==> flow/design.v <==
`timescale 1ns / 1ps
module decode(instr,opcode,rd_index,rs_index,rt_index,constant,shamt,address);
input [15:0] instr;
output [3:0] opcode;
output [2:0] rd_index,rs_index,rt_index,shamt;
output [5:0] constant;
output [8:0] address;
assign opcode   = instr[15:12];
assign rd_index = instr[11:9];
assign rs_index = instr[8:6];
assign rt_index = instr[5:3];
assign shamt    = instr[2:0];
assign constant = instr[5:0];
assign address  = instr[11:3];
endmodule
`timescale 1ns / 1ps
module control_unit(instr,opcode,rd_index,rs_index,rt_index,shamt,constant,address);
input [15:0] instr;
output  [3:0] opcode;
output  [2:0] rd_index,rs_index,rt_index,shamt;
output [5:0] constant;
output [8:0] address;
decode call(instr,opcode,rd_index,rs_index,rt_index,constant,shamt,address);
endmodule
`timescale 1ns / 1ps
module ALU(clk,reset,op_code,rd,rs,rt,rd_store,shamt,constant,hi,lo);
input clk,reset;
input [3:0] op_code;                   				  
input [15:0]rs,rt;  								        	  
input [15:0]rd_store;                                
input [5:0] constant;										  
input [2:0] shamt;                				        
reg [31:0] TEMP;                                      
wire [15:0] mem_addr;
output reg[15:0] rd;  							            
output reg[15:0] hi,lo;                             
reg [15:0] RAM [0:7];
assign mem_addr = rs + constant;
always @ (*)
	begin
		TEMP = rs * rt;  
		if(op_code== 0)					 
			begin                    
			rd = rs + rt; 
			end
		else if (op_code==1)				 
			begin               
			rd = rs << shamt;
			end
		else if (op_code==2)				 
			begin           
			rd = rs >> shamt; 
			end
		else if (op_code==4) 			 
			begin           
			rd = lo; 
			end
		else if (op_code==5) 			 
			begin           
			rd = hi;   
			end
		else if (op_code==6) 			 
			begin           
			rd = rs | rt; 
			end
		else if (op_code==7) 			 
			begin 
			rd = rs & rt; 
			end
		else if (op_code==8) 			 
			begin 
			rd = rs + constant; 
			end
		else if (op_code==9) 			 
			begin          
			rd = constant; 
			end         
		else if (op_code==10) 			 
			begin             
			rd = (mem_addr < 8) ? RAM [mem_addr[2:0]] : 16'd0;  
			end
		else   							 
			begin 
			rd = 0; 
			end
	end
always @ (posedge clk, posedge reset)
	begin
	if (reset)
		begin
		hi <= 0;
		lo <= 0;
		RAM[0] <= 16'b 0000000000000001;
		RAM[1] <= 16'b 0000000000000101;                      
		RAM[2] <= 16'b 0000000000000000;
		RAM[3] <= 16'b 0000000000000000;
		RAM[4] <= 16'b 0000000000000011;
		RAM[5] <= 16'b 0000000000000001;
		RAM[6] <= 16'b 0000000000000001;
		RAM[7] <= 16'b 0000000000000001;
		end
	else
		begin
		if (op_code == 3)
			begin
			hi <= TEMP[31:16];     			  
			lo <= TEMP[15:0];					 
			end
		if (op_code == 11 && mem_addr < 8)
			RAM[mem_addr[2:0]] <= rd_store;
		end
	end
endmodule
`timescale 1ns / 1ps
module data_path(clk,reset,op_code,rd_index,rs_index,rt_index,shamt,constant,rd_value,rs_value,rt_value,low,high,SR);
input clk,reset;
input [3:0] op_code;
input [2:0] rd_index, rs_index, rt_index, shamt;
input [5:0] constant;
output [15:0] rd_value;
output reg [15:0] rs_value,rt_value;
output [15:0] low,high;
output reg [15:0] SR;	
wire [15:0] hi,lo;
reg [3:0] flags;
reg wr_en;
reg [15:0] regfile[0:7];
always@(*)
	begin
     if (op_code>=0 && op_code<=7)		 
			begin
			rs_value=regfile[rs_index];
			rt_value=regfile[rt_index];
			end
    else if (op_code>=8 && op_code<=11)  
			begin
			rs_value=regfile[rs_index]; 
			rt_value=0;
			end
    else 
			begin 								 
			rs_value=0;
			rt_value=0; 
			end
	end
always @(*)
	begin	
	flags = 4'b0000;
	if(rs_value==rt_value)
			flags[3]=1;                                	    
	else if(rs_value<rt_value)
			flags[2]=1;                           		   	 
	else if(rs_value[15]==1 && rt_value[15]==1)
			flags[0]=1;                          			   
	else if(rs_value[15]==0 && rt_value[15]==0)
			flags[0]=1;                                 	  
	else if(rs_value[15:0] || rt_value[15:0])
			flags[1]=1;                          			  
	end
always @(*)
	begin
	wr_en = !(op_code == 3 || op_code >= 11);
	end
always @(posedge clk, posedge reset)
	begin
	if (reset)
		begin
		regfile[0] <= 7;
		regfile[1] <= 6;
		regfile[2] <= 5;
		regfile[3] <= 4;
		regfile[4] <= 3;
		regfile[5] <= 2;
		regfile[6] <= 1;
		regfile[7] <= 0;
		SR <= 16'b0000000000000000;
		end
	else
		begin
		if (wr_en)
			regfile[rd_index] <= rd_value;
		SR <= {12'b000000000000, flags};
		end
	end
assign low = lo;
assign high = hi;
ALU call(clk,reset,op_code,rd_value,rs_value,rt_value,regfile[rd_index],shamt,constant,hi,lo);
endmodule
`timescale 1ns / 1ps
module processor(clk,reset,instr,PC,opcode,rd_index,rs_index,rt_index,shamt,constant,address,rd_value,rs_value,rt_value,low_out,high_out,SR);
input clk,reset;
input [15:0] instr;							 
reg [7:0] pc;
output [7:0] PC;
output [3:0] opcode;
output [2:0] rd_index, rs_index, rt_index, shamt;
output [5:0] constant;
output [8:0] address;
output [15:0] rd_value,rs_value,rt_value,low_out,high_out,SR;
always @ (posedge clk,posedge reset)
begin
	if(reset==1)
		begin
		pc<=0;
		end
	else if (pc>14)								 
		begin
		pc <= 0;
		end
	else if(opcode>=12 && opcode<=14) 		 
		begin
		pc <= pc + address; 
		end
	else 
		begin
		pc <= pc + 1; 								 
		end
end
assign PC = pc;
wire [3:0] opcode;
wire [2:0] rd_index,rs_index,rt_index,shamt;
wire [5:0] constant;
wire [8:0] address;
control_unit cal1(instr,opcode,rd_index,rs_index,rt_index,shamt,constant,address);
data_path cal2(clk,reset,opcode,rd_index,rs_index,rt_index,shamt,constant,rd_value,rs_value,rt_value,low_out,high_out,SR);
endmodule 
Hand-over note for processor

### From RTL to reports: processor

Each step is given for the RTL above and for the edited RTL.
Lines under "before" count in the file above, lines under "after" in the edited file.
"change" is "after" less "before", of the values as shown; "rel. change" is that difference over "before", in percent.
Library cell names are shortened.
A cell with n/a has no value.

| inputs | value |
|---|---|
| top | processor |
| clock input | clk |
| cell library | sky130hd |
| timing corner | tt_025C_1v80 |

### Edit of the RTL

The edit as a unified diff against the file above.
This change comes from a script, not from a designer. The edited design behaves differently; no optimisation was intended.

```diff
@@ -174,5 +174,4 @@
 		regfile[6] <= 1;
 		regfile[7] <= 0;
-		SR <= 16'b0000000000000000;
 		end
 	else
@@ -180,7 +179,7 @@
 		if (wr_en)
 			regfile[rd_index] <= rd_value;
-		SR <= {12'b000000000000, flags};
-		end
-	end
+		end
+	end
+always @(*) SR = {12'b000000000000, flags};
 assign low = lo;
 assign high = hi;
```

### Word-level counts

Counts by Yosys on the flattened word-level netlist (proc, flatten, opt, wreduce). Print and check cells are left out. Cells with the same type and inputs are merged into one.

Storage and ports:

| element | before | after | change | rel. change (%) |
|---|---|---|---|---|
| input bits | 18 | 18 | 0 | 0.00 |
| memory bits (writable) | 0 | 0 | 0 | n/a |
| memories kept | 0 | 0 | 0 | n/a |
| bits in latches | 0 | 0 | 0 | n/a |
| clocked read ports x word width | 0 | 0 | 0 | n/a |
| cells after elaboration | 140 | 139 | -1 | -0.71 |
| ROM bits | 0 | 0 | 0 | n/a |
| bits in registers | 300 | 296 | -4 | -1.33 |

Cells by class:

| element | before | after | change | rel. change (%) |
|---|---|---|---|---|
| equality and inequality tests | 40 | 40 | 0 | 0.00 |
| add/sub/neg operators | 4 | 4 | 0 | 0.00 |
| shifts and indexed selects | 2 | 2 | 0 | 0.00 |
| order comparisons | 10 | 10 | 0 | 0.00 |
| divide/modulo/power cells | 0 | 0 | 0 | n/a |
| mux-type cells | 29 | 29 | 0 | 0.00 |
| reduce/logical cells | 29 | 29 | 0 | 0.00 |
| $mul | 1 | 1 | 0 | 0.00 |
| bitwise logic cells | 5 | 5 | 0 | 0.00 |

Unchanged operator kinds not shown: 37.

### Logic depth

Depth = most cells in a row (Yosys ltp): at word level without a register or memory, in the mapped netlist without a sequential cell, where the memories' decode and read muxes count.

Depth:

| element | before | after | change | rel. change (%) |
|---|---|---|---|---|
| depth after elaboration | 18 | 18 | 0 | 0.00 |
| ABC_AREA | 0 | 0 | n/a | n/a |
| mapped depth | 33 | 32 | -1 | -3.03 |
| depth with buffers taken out | 29 | 30 | +1 | +3.45 |

### Synthesis result

Source: synth_stat.txt of the flow (Yosys; design flattened, memories mapped). It holds for the ABC_AREA given above (unset counts as 0); a run with the other value may have another netlist.

Mapped netlist:

| element | before | after | change | rel. change (%) |
|---|---|---|---|---|
| cell area after synthesis (um^2) | 28350.9 | 28229.6 | -121.3 | -0.43 |
| cell count | 2970 | 3164 | +194 | +6.53 |
| flip-flops | 300 | 296 | -4 | -1.33 |
| buffer cells | 220 | 249 | +29 | +13.18 |
| sequential area (um^2) | 7532.2 | 7432.1 | -100.1 | -1.33 |

Cells by type:

| cell | before | after | change | rel. change (%) |
|---|---|---|---|---|
| mux2_2 | 282 | 109 | -173 | -61.35 |
| nand2_1 | 295 | 450 | +155 | +52.54 |
| o21ai_0 | 118 | 211 | +93 | +78.81 |
| o21ai_1 | 4 | 79 | +75 | +1875.00 |
| clkbuf_1 | 125 | 159 | +34 | +27.20 |
| a21o_1 | 19 | 37 | +18 | +94.74 |
| and3_1 | 9 | 20 | +11 | +122.22 |
| nand4_1 | 8 | 19 | +11 | +137.50 |
| o31ai_1 | 15 | 5 | -10 | -66.67 |
| mux2i_1 | 75 | 84 | +9 | +12.00 |
| buf_6 | 6 | 15 | +9 | +150.00 |
| a22oi_1 | 26 | 18 | -8 | -30.77 |
| buf_1 | 23 | 15 | -8 | -34.78 |
| a22o_1 | 10 | 2 | -8 | -80.00 |
| mux2_4 | 10 | 2 | -8 | -80.00 |
| nand3_1 | 36 | 29 | -7 | -19.44 |
| buf_2 | 18 | 11 | -7 | -38.89 |
| nor3b_1 | 10 | 3 | -7 | -70.00 |

Unchanged cell types not shown: 12.
Not every row of either side is listed.
By module: a second synthesis without flattening, with its own total; a netlist apart from the flattened one above.

Unflattened totals:

| element | before | after | change | rel. change (%) |
|---|---|---|---|---|
| cells (unflattened synthesis) | 3059 | 3083 | +24 | +0.78 |
| area (unflattened synthesis) (um^2) | 28886.5 | 28812.6 | -73.9 | -0.26 |

Rows give one instance, submodules left out.

By module, before:

| module | cells | seq. area (um^2) | instances | area (um^2) |
|---|---|---|---|---|
| ALU | 2097 | 4013.8 | 1 | 19077.0 |
| data_path | 868 | 3318.2 | 1 | 8969.9 |
| processor | 63 | 200.2 | 1 | 606.8 |
| decode | 31 | 0.0 | 1 | 232.7 |
| control_unit | 0 | 0.0 | 1 | 0.0 |

By module, after:

| module | cells | seq. area (um^2) | instances | area (um^2) |
|---|---|---|---|---|
| ALU | 2097 | 4013.8 | 1 | 19077.0 |
| data_path | 892 | 3218.1 | 1 | 8896.0 |
| processor | 63 | 200.2 | 1 | 606.8 |
| decode | 31 | 0.0 | 1 | 232.7 |
| control_unit | 0 | 0.0 | 1 | 0.0 |

### Path before layout

Source: OpenSTA report_checks on the synthesized netlist (no wires, ideal clock, input and output delay 20% of the period each), path of least setup slack; recovery checks are left aside. Register names are those of the netlist, which keeps one name where synthesis merged equal registers.

Timing post-synthesis:

| element | before | after | change | rel. change (%) |
|---|---|---|---|---|
| path type | input to register | input to register | n/a | n/a |
| start | in instr[3] | in instr[3] | n/a | n/a |
| end | reg cal2.call.hi[13] | reg cal2.call.hi[5] | n/a | n/a |
| clock period (ns) | 8.5 | 8.5 | 0.0 | 0.00 |
| external input delay (ns) | 1.700 | 1.700 | 0.000 | 0.00 |
| path slack (ns) | -1.164 | -0.795 | +0.369 | n/a |
| arrival time (ns) | 9.531 | 9.170 | -0.361 | -3.79 |
| library setup time (ns) | 0.134 | 0.125 | -0.009 | n/a |
| required time (ns) | 8.366 | 8.375 | +0.009 | +0.11 |
| driving pins on the path | 29 | 28 | -1 | -3.45 |
| delay of the path (ns) | 7.965 | 7.595 | -0.370 | -4.65 |
| buffers on the path | 4 | 3 | -1 | -25.00 |
| period reached after synthesis (ns) | 9.664 | 9.295 | -0.369 | -3.82 |

"delay of the path" = arrival - input delay + setup time.
"driving pins on the path": output pins that drive a net of the path, with the launching flip-flop's if there is one; two outputs of one cell count as two.
"period reached after synthesis" = period - worst setup slack (recovery checks aside). The figure is calculated, with input and output delays left at 20% of the set period.
The rows between start and end are the longest chain of elaborated cells between them; the timing report does not say that the signal goes this way. Where chains are equally long, one stands for them.
A line is the first line of the expression or statement that the cell stems from. Yosys adds cells for indexed reads and writes and turns some case tables into memories.

| on the way, post-synthesis, before | value |
|---|---|
| path through | clkbuf_1 > buf_1 > buf_1 > mux2i_1 > a211oi_1 > a21oi_1 > nor3_1 > inv_1 > clkbuf_1 > nor2_1 > fa_1 > inv_1 > fa_1 > fa_1 > fa_1 > fa_1 > fa_1 > inv_1 > ha_1 > a21o_1 > a21oi_1 > o21ai_0 > o31ai_1 > a21o_1 > a21boi_0 > a311oi_1 > o21ai_0 > xnor2_1 > o21ai_0 |
| cells in the longest elaborated chain | 4 |
| elaborated cells on any way between the ends | 11 |
| source lines of those cells | 3 |

Ends and longest elaborated chain, post-synthesis, before:

| element | line | source |
|---|---|---|
| from (decl) | 192 | `input [15:0] instr;` |
| 3-bit == test | 133 | `rt_value=regfile[rt_index];` |
| 16-bit case mux with 8-bit select | 133 |  |
| 16-bit 2-to-1 mux | 130 | `if (op_code>=0 && op_code<=7)` |
| 16-bit by 16-bit multiplier with 32-bit output | 41 | `TEMP = rs * rt;` |
| to (assign) | 91 | `hi <= 0;` |
| to (assign) | 106 | `hi <= TEMP[31:16];` |
| to (decl) | 36 | `output reg[15:0] hi,lo;` |

Nets of the timed path that keep an RTL name, with a line that drives or declares them; the list need not be complete.

Named nets, post-synthesis, before:

| signal | line |
|---|---|
| rt_value[5] | 130 |

| on the way, post-synthesis, after | value |
|---|---|
| path through | clkbuf_1 > clkbuf_1 > nor2_1 > a221oi_1 > a21oi_1 > a211oi_1 > clkbuf_1 > nand2_1 > fa_1 > fa_1 > fa_1 > inv_1 > ha_1 > inv_1 > fa_1 > fa_1 > inv_1 > ha_1 > a21o_1 > a21o_1 > a2111oi_0 > o2bb2ai_1 > a311oi_1 > nor2_1 > nor2_1 > o21ai_0 > xor2_1 > mux2_2 |
| cells in the longest elaborated chain | 4 |
| elaborated cells on any way between the ends | 11 |
| source lines of those cells | 3 |

Ends and longest elaborated chain, post-synthesis, after:

| element | line | source |
|---|---|---|
| from (decl) | 191 | `input [15:0] instr;` |
| 3-bit == test | 133 | `rt_value=regfile[rt_index];` |
| 16-bit case mux with 8-bit select | 133 |  |
| 16-bit 2-to-1 mux | 130 | `if (op_code>=0 && op_code<=7)` |
| 16-bit by 16-bit multiplier with 32-bit output | 41 | `TEMP = rs * rt;` |
| to (assign) | 91 | `hi <= 0;` |
| to (assign) | 106 | `hi <= TEMP[31:16];` |
| to (decl) | 36 | `output reg[15:0] hi,lo;` |

Named nets, post-synthesis, after:

| signal | line |
|---|---|
| rt_value[1] | 130 |

### Worst path after layout

From the final timing report of the runs of pair A: the path of least setup slack in the routed layout; clock arrival at registers is part of the times.

Timing post-layout:

| element | before | after | change | rel. change (%) |
|---|---|---|---|---|
| path type | input to output | input to output | n/a | n/a |
| start | in instr[6] | in instr[6] | n/a | n/a |
| end | out rd_value[13] | out rd_value[11] | n/a | n/a |
| arrival time (ns) | 6.62 | 6.62 | 0.00 | 0.00 |
| driving pins on the path | 22 | 24 | +2 | +9.09 |
| output delay (ns) | 1.68 | 1.68 | 0.00 | 0.00 |
| clock period (ns) | 8.42 | 8.42 | 0.00 | 0.00 |
| buffers on the path | 8 | 11 | +3 | +37.50 |
| external input delay (ns) | 1.68 | 1.68 | 0.00 | 0.00 |
| path slack (ns) | 0.11 | 0.12 | +0.01 | n/a |
| required time (ns) | 6.74 | 6.74 | 0.00 | 0.00 |

The rows between start and end are the longest chain of elaborated cells between them; the timing report does not say that the signal goes this way. Where chains are equally long, one stands for them.

| on the way, post-layout, before | value |
|---|---|
| path through | clkbuf_4 > buf_12 > buf_6 > or4bb_1 > nand4_1 > o221a_4 > inv_2 > buf_4 > fa_2 > nor2b_2 > o31a_1 > o21ai_1 > a21o_1 > or4_1 > o211ai_1 > and4_1 > buf_4 > buf_4 > o2111ai_4 > o311ai_4 > buf_6 > clkdlybuf4s50_1 |
| cells in the longest elaborated chain | 18 |
| elaborated cells on any way between the ends | 38 |

Ends and longest elaborated chain, post-layout, before:

| element | line | source |
|---|---|---|
| from (decl) | 192 | `input [15:0] instr;` |
| 3-bit == test | 137 | `rs_value=regfile[rs_index];` |
| 16-bit case mux with 8-bit select | 137 |  |
| 16-bit 2-to-1 mux | 135 | `else if (op_code>=8 && op_code<=11)` |
| 16-bit 2-to-1 mux | 130 | `if (op_code>=0 && op_code<=7)` |
| 16-bit by 6-bit adder with 16-bit output | 38 | `assign mem_addr = rs + constant;` |
| 3-bit == test | 80 | `rd = (mem_addr < 8) ? RAM [mem_addr[2:0]] : 16'd0;` |
| 16-bit case mux with 8-bit select | 80 |  |
| [... 4 more ...] | n/a |  |
| 16-bit 2-to-1 mux | 66 | `else if (op_code==7)` |
| 16-bit 2-to-1 mux | 62 | `else if (op_code==6)` |
| 16-bit 2-to-1 mux | 58 | `else if (op_code==5)` |
| 16-bit 2-to-1 mux | 54 | `else if (op_code==4)` |
| 16-bit 2-to-1 mux | 50 | `else if (op_code==2)` |
| 16-bit 2-to-1 mux | 46 | `else if (op_code==1)` |
| 16-bit 2-to-1 mux | 42 | `if(op_code== 0)` |
| to (decl) | 199 | `output [15:0] rd_value,rs_value,rt_value,low_out,high_out,SR;` |

| on the way, post-layout, after | value |
|---|---|
| path through | buf_2 > buf_12 > buf_12 > or3_1 > buf_4 > buf_4 > o22ai_2 > nor2_2 > buf_12 > buf_4 > ha_1 > o21a_1 > a211o_1 > a21o_1 > and3_1 > or4b_4 > mux2i_1 > buf_4 > a2111oi_2 > buf_4 > nand3_1 > a21oi_2 > buf_4 > dlygate4sd2_1 |
| cells in the longest elaborated chain | 18 |
| elaborated cells on any way between the ends | 38 |

Ends and longest elaborated chain, post-layout, after:

| element | line | source |
|---|---|---|
| from (decl) | 191 | `input [15:0] instr;` |
| 3-bit == test | 137 | `rs_value=regfile[rs_index];` |
| 16-bit case mux with 8-bit select | 137 |  |
| 16-bit 2-to-1 mux | 135 | `else if (op_code>=8 && op_code<=11)` |
| 16-bit 2-to-1 mux | 130 | `if (op_code>=0 && op_code<=7)` |
| 16-bit by 6-bit adder with 16-bit output | 38 | `assign mem_addr = rs + constant;` |
| 3-bit == test | 80 | `rd = (mem_addr < 8) ? RAM [mem_addr[2:0]] : 16'd0;` |
| 16-bit case mux with 8-bit select | 80 |  |
| [... 4 more ...] | n/a |  |
| 16-bit 2-to-1 mux | 66 | `else if (op_code==7)` |
| 16-bit 2-to-1 mux | 62 | `else if (op_code==6)` |
| 16-bit 2-to-1 mux | 58 | `else if (op_code==5)` |
| 16-bit 2-to-1 mux | 54 | `else if (op_code==4)` |
| 16-bit 2-to-1 mux | 50 | `else if (op_code==2)` |
| 16-bit 2-to-1 mux | 46 | `else if (op_code==1)` |
| 16-bit 2-to-1 mux | 42 | `if(op_code== 0)` |
| to (decl) | 198 | `output [15:0] rd_value,rs_value,rt_value,low_out,high_out,SR;` |

### Flow runs

Runs of the flow (Yosys, OpenROAD) on both versions; the two runs of a pair have the same settings. The constraints put input and output delay at 20% of the set period each and load the outputs with 0.01 pF.

| flow settings, pair A | value |
|---|---|
| CORE_UTILIZATION | 40 |
| period_ns | 8.42 |
| CAP_MARGIN | 20 |
| CORE_MARGIN | 2 |
| SLEW_MARGIN | 20 |

Results, pair A:

| element | before | after | change | rel. change (%) |
|---|---|---|---|---|
| power consumption (mW) | 6.973 | 6.605 | -0.368 | -5.28 |
| post-layout utilization (%) | 51.2 | 51.2 | 0.0 | n/a |
| achieved clock period (ns) | 8.306 | 8.302 | -0.004 | -0.05 |
| worst hold slack (ns) | 0.500 | 0.464 | -0.036 | n/a |
| synthesized cell area (um^2) | 28350.9 | 28229.6 | -121.3 | -0.43 |
| sum of negative setup slack (ns) | 0.000 | 0.000 | 0.000 | n/a |
| worst setup slack after layout (ns) | 0.114 | 0.118 | +0.004 | n/a |
| standard-cell area after layout (um^2) | 35916.9 | 35776.8 | -140.1 | -0.39 |
| die area (um^2) | 73024.3 | 72713.8 | -310.5 | -0.43 |

| flow settings, pair B | value |
|---|---|
| CELL_PAD_IN_SITES_GLOBAL_PLACEMENT | 0 |
| CORE_UTILIZATION | 43 |
| CTS_CLUSTER_DIAMETER | 311 |
| GPL_ROUTABILITY_DRIVEN | 1 |
| SLEW_MARGIN | 25 |
| period_ns | 4.93 |
| CAP_MARGIN | 20 |
| CORE_MARGIN | 2 |

Results, pair B:

| element | before | after | change | rel. change (%) |
|---|---|---|---|---|
| power consumption (mW) | 13.822 | 12.450 | -1.372 | -9.93 |
| post-layout utilization (%) | 63.9 | 63.7 | -0.2 | n/a |
| achieved clock period (ns) | 7.221 | 7.138 | -0.083 | -1.15 |
| worst hold slack (ns) | 0.508 | 0.470 | -0.038 | n/a |
| synthesized cell area (um^2) | 28350.9 | 28229.6 | -121.3 | -0.43 |
| sum of negative setup slack (ns) | -230.138 | -242.432 | -12.294 | n/a |
| worst setup slack after layout (ns) | -2.291 | -2.208 | +0.083 | n/a |
| standard-cell area after layout (um^2) | 41868.9 | 41212.0 | -656.9 | -1.57 |
| die area (um^2) | 68003.6 | 67714.4 | -289.2 | -0.43 |

By "achieved clock period" is meant the clock period of the run minus its worst setup slack. This is arithmetic on one report: input and output delays are still those of the set period (20% each).
By "power consumption" is meant OpenSTA's value without simulated activity: inputs other than the clock are taken to toggle once in ten clock periods, and the tool carries that through the logic.

End of note.
